==> flow/design.v <==
module converter_ascii_number (
	input [7:0] ascii_in,
	output[7:0] number_out);
	assign number_out = ascii_in;
endmodule
module operator_converter (
	input [7:0] in,
	output [7:0] out
);
localparam ADD = 0,
			SUB = 1,
			MULT = 2,
			DIV = 3;
assign out = (in == 8'd20) ? ADD : (in == 8'd21) ? SUB : (in == 8'd22) ? MULT : DIV;
endmodule
module convert_to_number
(
	input [7:0] num0,
	input [7:0] num1,
	input [7:0] num2,
	input [1:0] mode,
	output reg [7:0] out
);
always @(*) begin
	if (mode == 2'd0) begin
		out = num0;
	end
	else if (mode == 2'd1) begin
		out = num0*10 + num1;
	end
	else begin
		out = num0*100 + num1*10 + num2;
	end
end
endmodule
module divider (
	input clk,
	output rfd,
	input [7:0] dividend,
	input [7:0] divisor,
	output [7:0] quotient,
	output [7:0] fractional
);
	assign rfd = 1'b1;
	assign quotient = (divisor == 8'd0) ? 8'hFF : dividend / divisor;
	assign fractional = (divisor == 8'd0) ? dividend : dividend % divisor;
endmodule
module stack #(parameter size = 100)(
	input rst,
	input clk,
	input [7:0] data_in,
	input push_en,
	input pop_en,
	output [7:0] data_out,
	output is_empty	
);
	reg [7: 0] mem[size-1:0];
	reg[7:0] sp;
	always @(posedge clk) begin : proc_push
		if (rst)
			sp <= 0;
		else begin
			if (push_en) begin
				mem[sp] <= data_in;
				sp <= sp + 1;
			end
			if (pop_en) begin
					sp <= sp - 1'd1;
			end
		end
	end
	assign is_empty = (sp == 0);
	assign data_out = is_empty ? 8'd0 : mem[sp-1];
endmodule
module datapath (
	input clk,
	input rst,
	input num0_en,
	input num1_en,
	input num2_en,
	input index_cnt,
	input sel,
	input [1:0] mode,
	input operand_push,
	input operand_pop,
	input operator_push,
	input operator_pop,
	input num_clr,
	input result_en,
	input op1_en,
	input op2_en,
	input operator_en,
	output is_operand,
	output is_operator,
	output is_lt,
	output is_empty,
	output is_hash,
	output [7:0] data_out,
	output [7:0] rm,
	output rfd,
	output is_div,
	output op_is_empty,
	input [7:0] rom_data_in,
	output [6:0] rom_addr
);
localparam ADD = 0,
			SUB = 1,
			MULT = 2,
			DIV = 3;
wire [7:0] rom_data;
wire [7:0] converted_operator;
wire [7:0] converted_asci;
wire [7:0] convereted_decimal;
wire [7:0] top_operator;
wire [7:0] top_operand;
wire [7:0] operand_data_in;
wire [7:0] operator_data_in;
wire [7:0] divider_out, fractional;
wire operand_empty;
reg [7:0] num0, num1, num2;
reg [6:0] rom_index;
reg [7:0] result;
reg [7:0] op1, op2;
reg [7:0] operator;
assign rm = op2;
assign op_is_empty = is_empty;
assign rom_data = rom_data_in;
assign rom_addr = rom_index;
converter_ascii_number ascii_converter(rom_data, converted_asci);
convert_to_number decimal_converter(num0, num1, num2, mode, convereted_decimal);
operator_converter operator_converter(rom_data, converted_operator);
stack operands(.rst(rst), .clk(clk), .data_in(operand_data_in), .push_en(operand_push), .pop_en(operand_pop), .data_out(top_operand), .is_empty(operand_empty));
stack operators(.rst(rst), .clk(clk), .data_in(converted_operator), .push_en(operator_push), .pop_en(operator_pop), .data_out(top_operator), .is_empty(is_empty));
divider divider (
	.clk(clk),  
	.rfd(rfd),  
	.dividend(op1),  
	.divisor(op2),  
	.quotient(divider_out),  
	.fractional(fractional)
);  
assign is_div = top_operator == DIV;
assign data_out = top_operand;
assign operand_data_in = sel ? result : convereted_decimal;
assign is_operand = (rom_data >= 0 && rom_data < 10) ? 1 : 0;
assign is_operator = (rom_data >= 20 && rom_data <= 30) ? 1 : 0;
assign is_hash = rom_data == 8'd10;
assign is_lt = is_empty? 0: (converted_operator==ADD && (top_operator==SUB || top_operator==MULT || top_operator==DIV))
 		|| (converted_operator==SUB && (top_operator==MULT || top_operator==DIV)) 
		|| (converted_operator==DIV && (top_operator==MULT || top_operator==DIV));
always @(posedge clk) begin
	if (rst || num_clr) begin
		num0 <= 0;
		num1 <= 0;
		num2 <= 0;
	end
	else if (num0_en)
		num0 <= rom_data;
	else if (num1_en)
		num1 <= rom_data;
	else if (num2_en)
		num2 <= rom_data;
end
always @(posedge clk) begin
	if (rst) begin
		op1 <= 0;
		op2 <= 0;
	end
	else if (op1_en)
		op1 <= top_operand;
	else if (op2_en)
		op2 <= top_operand; 
end
always @(posedge clk) begin
	if (rst)
		operator <= 0;
	else if (operator_en)
		operator <= top_operator;
end
always @(posedge clk) begin
	if (rst)
		rom_index <= 0;
	else if (index_cnt)
		rom_index <= rom_index + 1;
end
always @(*) begin
	result = 0;
	begin
		if (operator == ADD) result = op1 + op2;
		else if (operator == SUB) result = op1 - op2;
		else if (operator == MULT) result = op1 * op2;
		else if (operator == DIV) result = divider_out;
	end
end
endmodule
module controller(
	input clk,
	input rst,
	input start,
	input is_operand,
	input is_operator,
	input is_lt,
	input is_empty,
	input is_hash,
	input is_div,
	input op_is_empty,
	output reg num0_en,
	output reg num1_en,
	output reg num2_en,
	output reg index_cnt,
	output reg sel,
	output reg operand_push,
	output reg operator_push,
	output reg operand_pop,
	output reg operator_pop,
	output reg num_clr,
	output reg result_en,
	output reg op1_en,
	output reg op2_en,
	output reg operator_en,
	output [1:0] mode,
	output reg done,
	output reg [4:0] ps
);
reg [4:0] ns, div_count;
reg [1:0] count;
assign mode = count-1;
always @(*) begin
	ns = 5'd0;
	case (ps)
		5'd0: if(start) ns = 1;
			else ns = 0;
		5'd1: if(is_operand) ns = 2;
			  else if(is_hash) ns = 9;
		5'd3: if(is_operator && is_lt==0) ns = 8;
				else if(is_operator && is_lt) ns = 17;
				else if (is_operand) ns=2;
			  else if(is_hash) ns = 9;
		5'd8: ns = 1;
		5'd10: if(op_is_empty) ns = 16;
				else ns = 11;
		5'd14: if(is_div &&  div_count<15 ) ns = 5'd14;
				else ns = 5'd15;
		5'd15: if(op_is_empty) ns = 16;
				else ns = 10;
		5'd16: ns = 16;
		5'd22: if(div_count<15 && is_div) ns = 5'd22;
				else ns = 5'd23;
		5'd24: ns = 1;
		default: ns = ps + 1;
	endcase
end
always @(posedge clk) begin
	if (rst) begin
		ps <= 5'd0;
		div_count <= 0;
	end
	else begin
		ps <= ns;
		if (ps==10)
			div_count <= 0;
		if (is_div && ps>10)
			div_count <= div_count + 1;
		if (ps==2)
			count <= count + 1;
		if (ps==1) begin
			count <= 0;
		end
	end
end
always @(*) begin
	num0_en = 0;
	num1_en = 0;
	num2_en = 0;
	index_cnt = 0;
	sel = 0;
	operand_push = 0;
	operator_push = 0;
	operand_pop = 0;
	operator_pop = 0;
	num_clr = 0;
	result_en = 0;
	op1_en = 0;
	op2_en = 0;
	operator_en = 0;
	done = 0;
	case (ps)
		5'd1:begin
			num_clr = 1;
		end
		5'd2: begin
			if (count==0)
				num0_en = 1;
			else if(count==1)
				num1_en = 1;
			else if (count==2)
				num2_en = 1;
			index_cnt = 1;
		end
		5'd8: begin
			operand_push = 1;
			operator_push = 1;
			index_cnt = 1;
		end
		5'd9: begin
			operand_push = 1;
		end
		5'd10: begin
			op2_en = 1;
			operator_en = 1;
		end
		5'd11: begin
			operand_pop = 1;
		end
		5'd12: begin
			op1_en = 1;
		end
		5'd13: begin
			operand_pop = 1;
		end
		5'd15: begin
			result_en = 1;
			operator_pop = 1;
			sel = 1;
			operand_push = 1;
		end
		5'd16: begin
			done = 1;
		end
		5'd17: begin
			operand_push = 1;
		end
		5'd18: begin
			op2_en = 1;
			operator_en = 1;
		end
		5'd19: begin
			operand_pop = 1;
		end
		5'd20: begin
			op1_en = 1;
		end
		5'd21: begin
			operand_pop = 1;
		end
		5'd23: begin
			operator_pop = 1;
			result_en = 1;
		end
		5'd24: begin
			sel = 1;
			operand_push = 1;
			operator_push = 1;
			index_cnt = 1;
		end
		default:
			sel = 0;
	endcase
end
endmodule
module calculator
(	
	input clk, 
	input rst,
	input start,
	input [7:0] rom_data,
	output [6:0] rom_addr,
	output done,
	output [7:0] result
);
wire is_operand, is_operator, is_lt, is_empty, is_hash,
	num0_en, num1_en, num2_en, index_cnt, sel, operand_push, operator_push,
	operand_pop, operator_pop, num_clr, result_en, op1_en, op2_en, operator_en, rfd, is_div, op_is_empty;
wire [1:0] mode;
wire [7:0] data_out, inx;
wire [4:0] ps;
controller ctrl(clk, rst, start, is_operand, is_operator, is_lt, is_empty, is_hash, is_div, op_is_empty,
				num0_en, num1_en, num2_en, index_cnt, sel, operand_push, operator_push,
				operand_pop, operator_pop, num_clr, result_en, op1_en, op2_en,
				operator_en, mode, done, ps);
datapath dp(clk, rst, num0_en, num1_en, num2_en, index_cnt, sel, mode, operand_push,
			operand_pop, operator_push, operator_pop, num_clr, result_en, op1_en,
			op2_en, operator_en, is_operand, is_operator, is_lt, is_empty, is_hash, data_out, inx, rfd, is_div, op_is_empty,
			rom_data, rom_addr);
assign result = data_out;
endmodule
Subject: tool reports on calculator

Hi,

### From RTL to reports: calculator

Module calculator before and after one edit of its RTL, step after step.
"original" refers to lines of the RTL above, "edited" to lines of the edited file.
"change" is "edited" less "original", of the values as shown; "rel. change" is that difference over "original", in percent.
Operators: Yosys type, input widths -> output width; for muxes data width and select width s.
Cell names lack the library's common part.
Not given: -

| set-up | value |
|---|---|
| top module | calculator |
| clock input | clk |
| library | sky130hd |
| library corner | tt_025C_1v80 |

### Edit of the RTL

Unified diff, file above to edited file.
This change comes from a script, not from a designer. No optimisation was intended, and the edited design may behave differently.

```diff
@@ -46,5 +46,5 @@
 	assign fractional = (divisor == 8'd0) ? dividend : dividend % divisor;
 endmodule
-module stack #(parameter size = 100)(
+module stack #(parameter size = 125)(
 	input rst,
 	input clk,
```

### After elaboration

Counts by Yosys on the flattened word-level netlist (proc, flatten, opt, wreduce; memories kept). Register bits leave out memories and registers merged into their read ports (data or address). Print and check cells are left out.
Yosys's memory passes give these memory sizes; they may raise the number of words (mostly to a power of two), join words into wider ones and drop unused or constant bits.

Word-level totals:

| item | original | edited | change | rel. change (%) |
|---|---|---|---|---|
| bits in registers | 83 | 83 | 0 | 0.00 |
| RAM bits | 1,600 | 2,000 | +400 | +25.00 |
| memories kept | 2 | 2 | 0 | 0.00 |
| bits of input ports | 11 | 11 | 0 | 0.00 |
| output and inout bits | 16 | 16 | 0 | 0.00 |
| cells after elaboration | 184 | 184 | 0 | 0.00 |

Memory list:

| item | original | edited |
|---|---|---|
| words x width with read and write ports | dp.operands.mem 100x8 r1 w1; dp.operators.mem 100x8 r1 w1 | dp.operands.mem 125x8 r1 w1; dp.operators.mem 125x8 r1 w1 |

Operators by class:

| item | original | edited | change | rel. change (%) |
|---|---|---|---|---|
| add/subtract/negate cells | 16 | 16 | 0 | 0.00 |
| $mul | 4 | 4 | 0 | 0.00 |
| divide/modulo/power cells | 1 | 1 | 0 | 0.00 |
| magnitude comparators | 6 | 6 | 0 | 0.00 |
| eq/ne operators | 35 | 35 | 0 | 0.00 |
| muxes and demuxes | 64 | 64 | 0 | 0.00 |
| bitwise operators | 5 | 5 | 0 | 0.00 |
| reduce/logical cells | 39 | 39 | 0 | 0.00 |

Unchanged operator kinds not shown: 49.

### Depth

Depth = most cells in a row (Yosys ltp): at word level without a register or memory, in the mapped netlist without a sequential cell, where the memories' decode and read muxes count.

Depth:

| item | original | edited | change | rel. change (%) |
|---|---|---|---|---|
| word-level depth | 13 | 13 | 0 | 0.00 |
| ABC_AREA | 0 | 0 | - | - |
| gate-level depth with buffers | 57 | 57 | 0 | 0.00 |
| depth with buffers taken out | 56 | 56 | 0 | 0.00 |

### Mapped cells and area

The flow's flattened synthesis, as Yosys stat reports it; memories are mapped. The netlist is that of the ABC_AREA named above (0 if unset); the other value can give another one.

Cells by type:

| cell type | original | edited | change | rel. change (%) |
|---|---|---|---|---|
| edfxtp_1 | 1,002 | 1,252 | +250 | +24.95 |
| nor2_1 | 284 | 382 | +98 | +34.51 |
| mux4_2 | 302 | 394 | +92 | +30.46 |
| nor3_1 | 86 | 38 | -48 | -55.81 |
| nand2_1 | 79 | 112 | +33 | +41.77 |
| o21ai_0 | 48 | 29 | -19 | -39.58 |
| nand2b_1 | 23 | 8 | -15 | -65.22 |
| clkbuf_1 | 90 | 103 | +13 | +14.44 |
| mux4_1 | 10 | 1 | -9 | -90.00 |
| o22ai_1 | 9 | 0 | -9 | -100.00 |
| a21oi_1 | 71 | 79 | +8 | +11.27 |
| inv_1 | 84 | 77 | -7 | -8.33 |
| a211oi_1 | 15 | 8 | -7 | -46.67 |
| xnor2_1 | 60 | 54 | -6 | -10.00 |
| mux2i_1 | 47 | 53 | +6 | +12.77 |
| nand3_1 | 20 | 26 | +6 | +30.00 |
| and3_1 | 4 | 10 | +6 | +150.00 |
| buf_2 | 33 | 28 | -5 | -15.15 |

Unchanged cell types not shown: 27.
Not every row of either side is listed.

Mapped netlist:

| item | original | edited | change | rel. change (%) |
|---|---|---|---|---|
| cells in the netlist | 2,760 | 3,155 | +395 | +14.31 |
| synthesis area (mm²) | 0.0474568 | 0.0569484 | +0.0094916 | +20.00 |
| sequential area (mm²) | 0.0315903 | 0.0390975 | +0.0075072 | +23.76 |
| flip-flops | 1,077 | 1,327 | +250 | +23.21 |
| buffers | 140 | 152 | +12 | +8.57 |

The figures by module come from a second, unflattened synthesis with its own total; it is not the netlist above.

Second synthesis, totals:

| item | original | edited | change | rel. change (%) |
|---|---|---|---|---|
| cell total of the unflattened synthesis | 4,039 | 4,960 | +921 | +22.80 |
| area total of the unflattened synthesis (mm²) | 0.0718839 | 0.0875127 | +0.0156288 | +21.74 |

Rows give one instance, submodules left out.

By module, original:

| module | instances | cells | area (mm²) | sequential area (mm²) |
|---|---|---|---|---|
| stack | 2 | 1,498 | 0.0317992 | 0.0241832 |
| datapath | 1 | 470 | 0.0038399 | 0.0011011 |
| divider | 1 | 293 | 0.0021008 | 0 |
| convert_to_number | 1 | 135 | 0.0011686 | 0 |
| controller | 1 | 133 | 0.0010973 | 0.0002602 |
| operator_converter | 1 | 12 | 0.0000788 | 0 |
| calculator | 1 | 0 | 0 | 0 |

By module, edited:

| module | instances | cells | area (mm²) | sequential area (mm²) |
|---|---|---|---|---|
| stack | 2 | 1,956 | 0.039628 | 0.030189 |
| datapath | 1 | 470 | 0.0038399 | 0.0011011 |
| divider | 1 | 298 | 0.002072 | 0 |
| convert_to_number | 1 | 135 | 0.0011686 | 0 |
| controller | 1 | 133 | 0.0010973 | 0.0002602 |
| operator_converter | 1 | 12 | 0.0000788 | 0 |
| calculator | 1 | 0 | 0 | 0 |

### Path before layout

Source: OpenSTA report_checks on the synthesized netlist (no wires, ideal clock, input and output delay 20% of the period each), path of least setup slack; recovery checks are left aside. Register names are those of the netlist, which keeps one name where synthesis merged equal registers.

Timing after synthesis:

| item | original | edited | change | rel. change (%) |
|---|---|---|---|---|
| kind | flip-flop to flip-flop | flip-flop to flip-flop | - | - |
| from | register dp.op2[7] | register dp.op2[0] | - | - |
| to | memory dp.operands.mem[0][0] | memory dp.operands.mem[0][0] | - | - |
| clock period (ns) | 12.0 | 12.0 | 0.0 | 0.00 |
| setup time (ns) | 1.005 | 1.202 | +0.197 | - |
| time at the first pin (ns) | 0.000 | 0.000 | 0.000 | - |
| arrival (ns) | 14.326 | 15.233 | +0.907 | +6.33 |
| required time (ns) | 10.995 | 10.798 | -0.197 | -1.79 |
| path slack (ns) | -3.330 | -4.435 | -1.105 | - |
| path delay (ns) | 15.331 | 16.435 | +1.104 | +7.20 |
| driving pins on the path | 47 | 48 | +1 | +2.13 |
| buffers on the path | 1 | 1 | 0 | 0.00 |
| synthesis period reached (ns) | 15.33 | 16.435 | +1.105 | +7.21 |

"path delay" = arrival - input delay + setup time.
"driving pins on the path": output pins that drive a net of the path, with the launching flip-flop's if there is one; two outputs of one cell count as two.
"synthesis period reached" = period - worst setup slack (recovery checks aside). The figure is calculated, with input and output delays left at 20% of the set period.
Between the ends stands the longest chain of elaborated cells between them, by number of cells; it is not shown to be the way that was timed. Of several equally long chains one is given.
Each line given opens the expression or statement behind the cell; cells for indexed reads and writes are added by Yosys, which also makes memories of some case tables.

| between the ends, after synthesis, original | value |
|---|---|
| cells stage by stage | dfxtp_1 nor4_1 nand2_1 nor2_1 a21oi_1 ha_1 or3_1 nand3_1 o221ai_1 ha_1 o21a_1 o211ai_1 mux2_2 ha_1 o21a_1 o21a_1 o21ai_1 mux2_2 [11 not listed] o211ai_1 clkbuf_1 mux2_2 ha_1 o21a_1 o21ai_0 a21boi_0 o211ai_1 nand2_1 mux2_2 ha_1 a21o_1 a21o_1 a21o_1 a21o_1 a21o_1 a211oi_1 o31ai_1 |

RTL lines, path after synthesis, original:

| item | RTL line | source |
|---|---|---|
| start: declaration | 123 | `reg [7:0] op1, op2;` |
| start: assignment | 167 | `op2 <= 0;` |
| start: assignment | 172 | `op2 <= top_operand;` |
| end: declaration | 57 | `reg [7: 0] mem[size-1:0];` |

original: Chain of elaborated cells between the ends: none given.

| between the ends, after synthesis, edited | value |
|---|---|
| cells stage by stage | dfxtp_1 inv_1 ha_1 a41oi_1 a21oi_1 ha_1 o21a_1 o21ai_1 mux2_2 ha_1 o21a_1 o211ai_1 mux2_2 ha_1 o21a_1 o21a_1 o21ai_1 o21ai_0 [12 not listed] o211ai_1 clkbuf_1 mux2_2 ha_1 o21a_1 o21ai_0 a21boi_0 o211ai_1 nand2_1 mux2_2 ha_1 a21o_1 a21o_1 a21o_1 a21o_1 a21o_1 a211oi_1 o31ai_1 |
| length of the longest elaborated chain | 9 |
| elaborated cells on any way between the ends | 13 |
| those cells by class | add/sub: 2; mul: 1; div: 1; mux: 8; reduce/logical: 1 |

RTL lines, path after synthesis, edited:

| item | RTL line | source |
|---|---|---|
| start: declaration | 123 | `reg [7:0] op1, op2;` |
| start: assignment | 167 | `op2 <= 0;` |
| start: assignment | 172 | `op2 <= top_operand;` |
| $div 8x8->8 | 45 | `assign quotient = (divisor == 8'd0) ? 8'hFF : dividend / divisor;` |
| $mux 8 | 45 |  |
| $mux 8 | 192 | `else if (operator == DIV) result = divider_out;` |
| $mux 8 | 191 | `else if (operator == MULT) result = op1 * op2;` |
| $mux 8 | 190 | `else if (operator == SUB) result = op1 - op2;` |
| $mux 8 | 189 | `if (operator == ADD) result = op1 + op2;` |
| $mux 8 | 144 | `assign operand_data_in = sel ? result : convereted_decimal;` |
| $mux 8 | 63 | `if (push_en) begin` |
| $mux 8 | 60 | `if (rst)` |
| end: declaration | 57 | `reg [7: 0] mem[size-1:0];` |

### Worst path after layout

Path of least setup slack in the final report of each run of pair A (OpenROAD, finished layout, wires in). Where an end is a register, its clock arrival counts in the times.

Timing post-layout:

| item | original | edited | change | rel. change (%) |
|---|---|---|---|---|
| kind | flip-flop to flip-flop | flip-flop to flip-flop | - | - |
| from | register dp.op2[4] | register dp.op2[4] | - | - |
| to | memory dp.operands.mem[59][0] | memory dp.operands.mem[72][0] | - | - |
| clock period (ns) | 12.0 | 12.0 | 0.0 | 0.00 |
| setup time (ns) | 0.26 | 0.26 | 0.00 | - |
| time at the first pin (ns) | 0.70 | 0.73 | +0.03 | +4.29 |
| arrival (ns) | 11.93 | 11.79 | -0.14 | -1.17 |
| required time (ns) | 12.44 | 12.46 | +0.02 | +0.16 |
| path slack (ns) | 0.50 | 0.67 | +0.17 | - |
| driving pins on the path | 57 | 59 | +2 | +3.51 |
| buffers on the path | 5 | 6 | +1 | +20.00 |

| between the ends, post-layout, original | value |
|---|---|
| cells stage by stage | dfxtp_2 nor4_4 buf_4 a41oi_1 a21oi_1 ha_1 a21o_1 a31oi_1 a21oi_2 ha_1 o21a_1 o21a_1 o211ai_1 buf_4 mux2_2 ha_1 o21a_1 o21a_1 [21 not listed] o21a_1 o21ai_2 a21boi_2 o211ai_1 nand2_2 nor2_1 a21oi_1 ha_1 a21o_1 a21o_1 a21o_1 a21o_1 a21o_1 a21o_1 a211oi_2 o31ai_4 buf_12 buf_8 |

RTL lines, path post-layout, original:

| item | RTL line | source |
|---|---|---|
| start: declaration | 123 | `reg [7:0] op1, op2;` |
| start: assignment | 167 | `op2 <= 0;` |
| start: assignment | 172 | `op2 <= top_operand;` |
| end: declaration | 57 | `reg [7: 0] mem[size-1:0];` |

original: Chain of elaborated cells between the ends: none given.
Some nets on the timed path still bear RTL names; the line given drives or declares the net.

Named nets, post-layout, original:

| net | RTL line | source |
|---|---|---|
| dp.operand_data_in[0] | 144 | `assign operand_data_in = sel ? result : convereted_decimal;` |

| between the ends, post-layout, edited | value |
|---|---|
| cells stage by stage | dfxtp_1 nor4_4 and3_4 a21oi_2 ha_1 a21o_1 a31oi_1 a21oi_2 ha_1 o21a_1 o21a_1 o211ai_1 buf_4 nand2_1 o21ai_1 ha_1 o21a_1 o21a_1 [23 not listed] o21ai_2 a21boi_2 o211ai_1 nand2_2 nor2_1 a21oi_1 ha_1 a21o_1 a21o_1 a21o_1 a21o_1 a21o_1 a21o_1 a211oi_2 buf_4 o31ai_4 buf_12 buf_12 |

RTL lines, path post-layout, edited:

| item | RTL line | source |
|---|---|---|
| start: declaration | 123 | `reg [7:0] op1, op2;` |
| start: assignment | 167 | `op2 <= 0;` |
| start: assignment | 172 | `op2 <= top_operand;` |
| end: declaration | 57 | `reg [7: 0] mem[size-1:0];` |

edited: Chain of elaborated cells between the ends: none given.

Named nets, post-layout, edited:

| net | RTL line | source |
|---|---|---|
| dp.operand_data_in[0] | 144 | `assign operand_data_in = sel ? result : convereted_decimal;` |

### Flow runs

Both versions went through the flow (Yosys, OpenROAD) with the same settings in each pair. Constraints: input delay and output delay 20% of the set period each, output load 0.01 pF.

| flow settings, pair A | value |
|---|---|
| CORE_UTILIZATION | 40 |
| period_ns | 12.0 |
| CAP_MARGIN | 20 |
| CORE_MARGIN | 2 |
| SLEW_MARGIN | 20 |

Results, pair A:

| item | original | edited | change | rel. change (%) |
|---|---|---|---|---|
| Yosys chip area after synthesis (mm²) | 0.0474568 | 0.0569484 | +0.0094916 | +20.00 |
| die outline area (mm²) | 0.121414 | 0.145405 | +0.023991 | +19.76 |
| area of the standard cells in the finished layout (mm²) | 0.0538842 | 0.0642967 | +0.0104125 | +19.32 |
| utilization (%) | 45.7 | 45.5 | -0.2 | - |
| worst setup slack after layout (ns) | 0.505 | 0.671 | +0.166 | - |
| total negative setup slack (ns) | 0.000 | 0.000 | 0.000 | - |
| worst hold slack after layout (ns) | 0.501 | 0.496 | -0.005 | - |
| overall power (mW) | 10.400 | 12.058 | +1.658 | +15.94 |
| reached clock period (ns) | 11.495 | 11.329 | -0.166 | -1.44 |

| flow settings, pair B | value |
|---|---|
| ABC_AREA | 0 |
| CAP_MARGIN | 40 |
| CELL_PAD_IN_SITES_DETAIL_PLACEMENT | 1 |
| CELL_PAD_IN_SITES_GLOBAL_PLACEMENT | 3 |
| CORE_MARGIN | 3 |
| CORE_UTILIZATION | 34 |
| CTS_CLUSTER_SIZE | 28 |
| GPL_ROUTABILITY_DRIVEN | 0 |
| MAX_ROUTING_LAYER | met5 |
| PLACE_DENSITY_LB_ADDON | 0.1 |
| SLEW_MARGIN | 40 |
| TNS_END_PERCENT | 100 |
| period_ns | 19.0 |

Results, pair B:

| item | original | edited | change | rel. change (%) |
|---|---|---|---|---|
| Yosys chip area after synthesis (mm²) | 0.0474568 | 0.0569484 | +0.0094916 | +20.00 |
| die outline area (mm²) | 0.144096 | 0.172441 | +0.028345 | +19.67 |
| area of the standard cells in the finished layout (mm²) | 0.0544973 | 0.0655566 | +0.0110593 | +20.29 |
| utilization (%) | 39.5 | 39.6 | +0.1 | - |
| worst setup slack after layout (ns) | 5.452 | 5.114 | -0.338 | - |
| total negative setup slack (ns) | 0.000 | 0.000 | 0.000 | - |
| worst hold slack after layout (ns) | 0.507 | 0.496 | -0.011 | - |
| overall power (mW) | 6.726 | 8.018 | +1.292 | +19.21 |
| reached clock period (ns) | 13.548 | 13.886 | +0.338 | +2.49 |

"reached clock period" is the run's clock period less its worst setup slack. It is reckoned from that one timing run; input and output delays stay at 20% of the period that was set.
"overall power" rests on the timing tool's default activity at the inputs, not on a simulated workload.

Regards
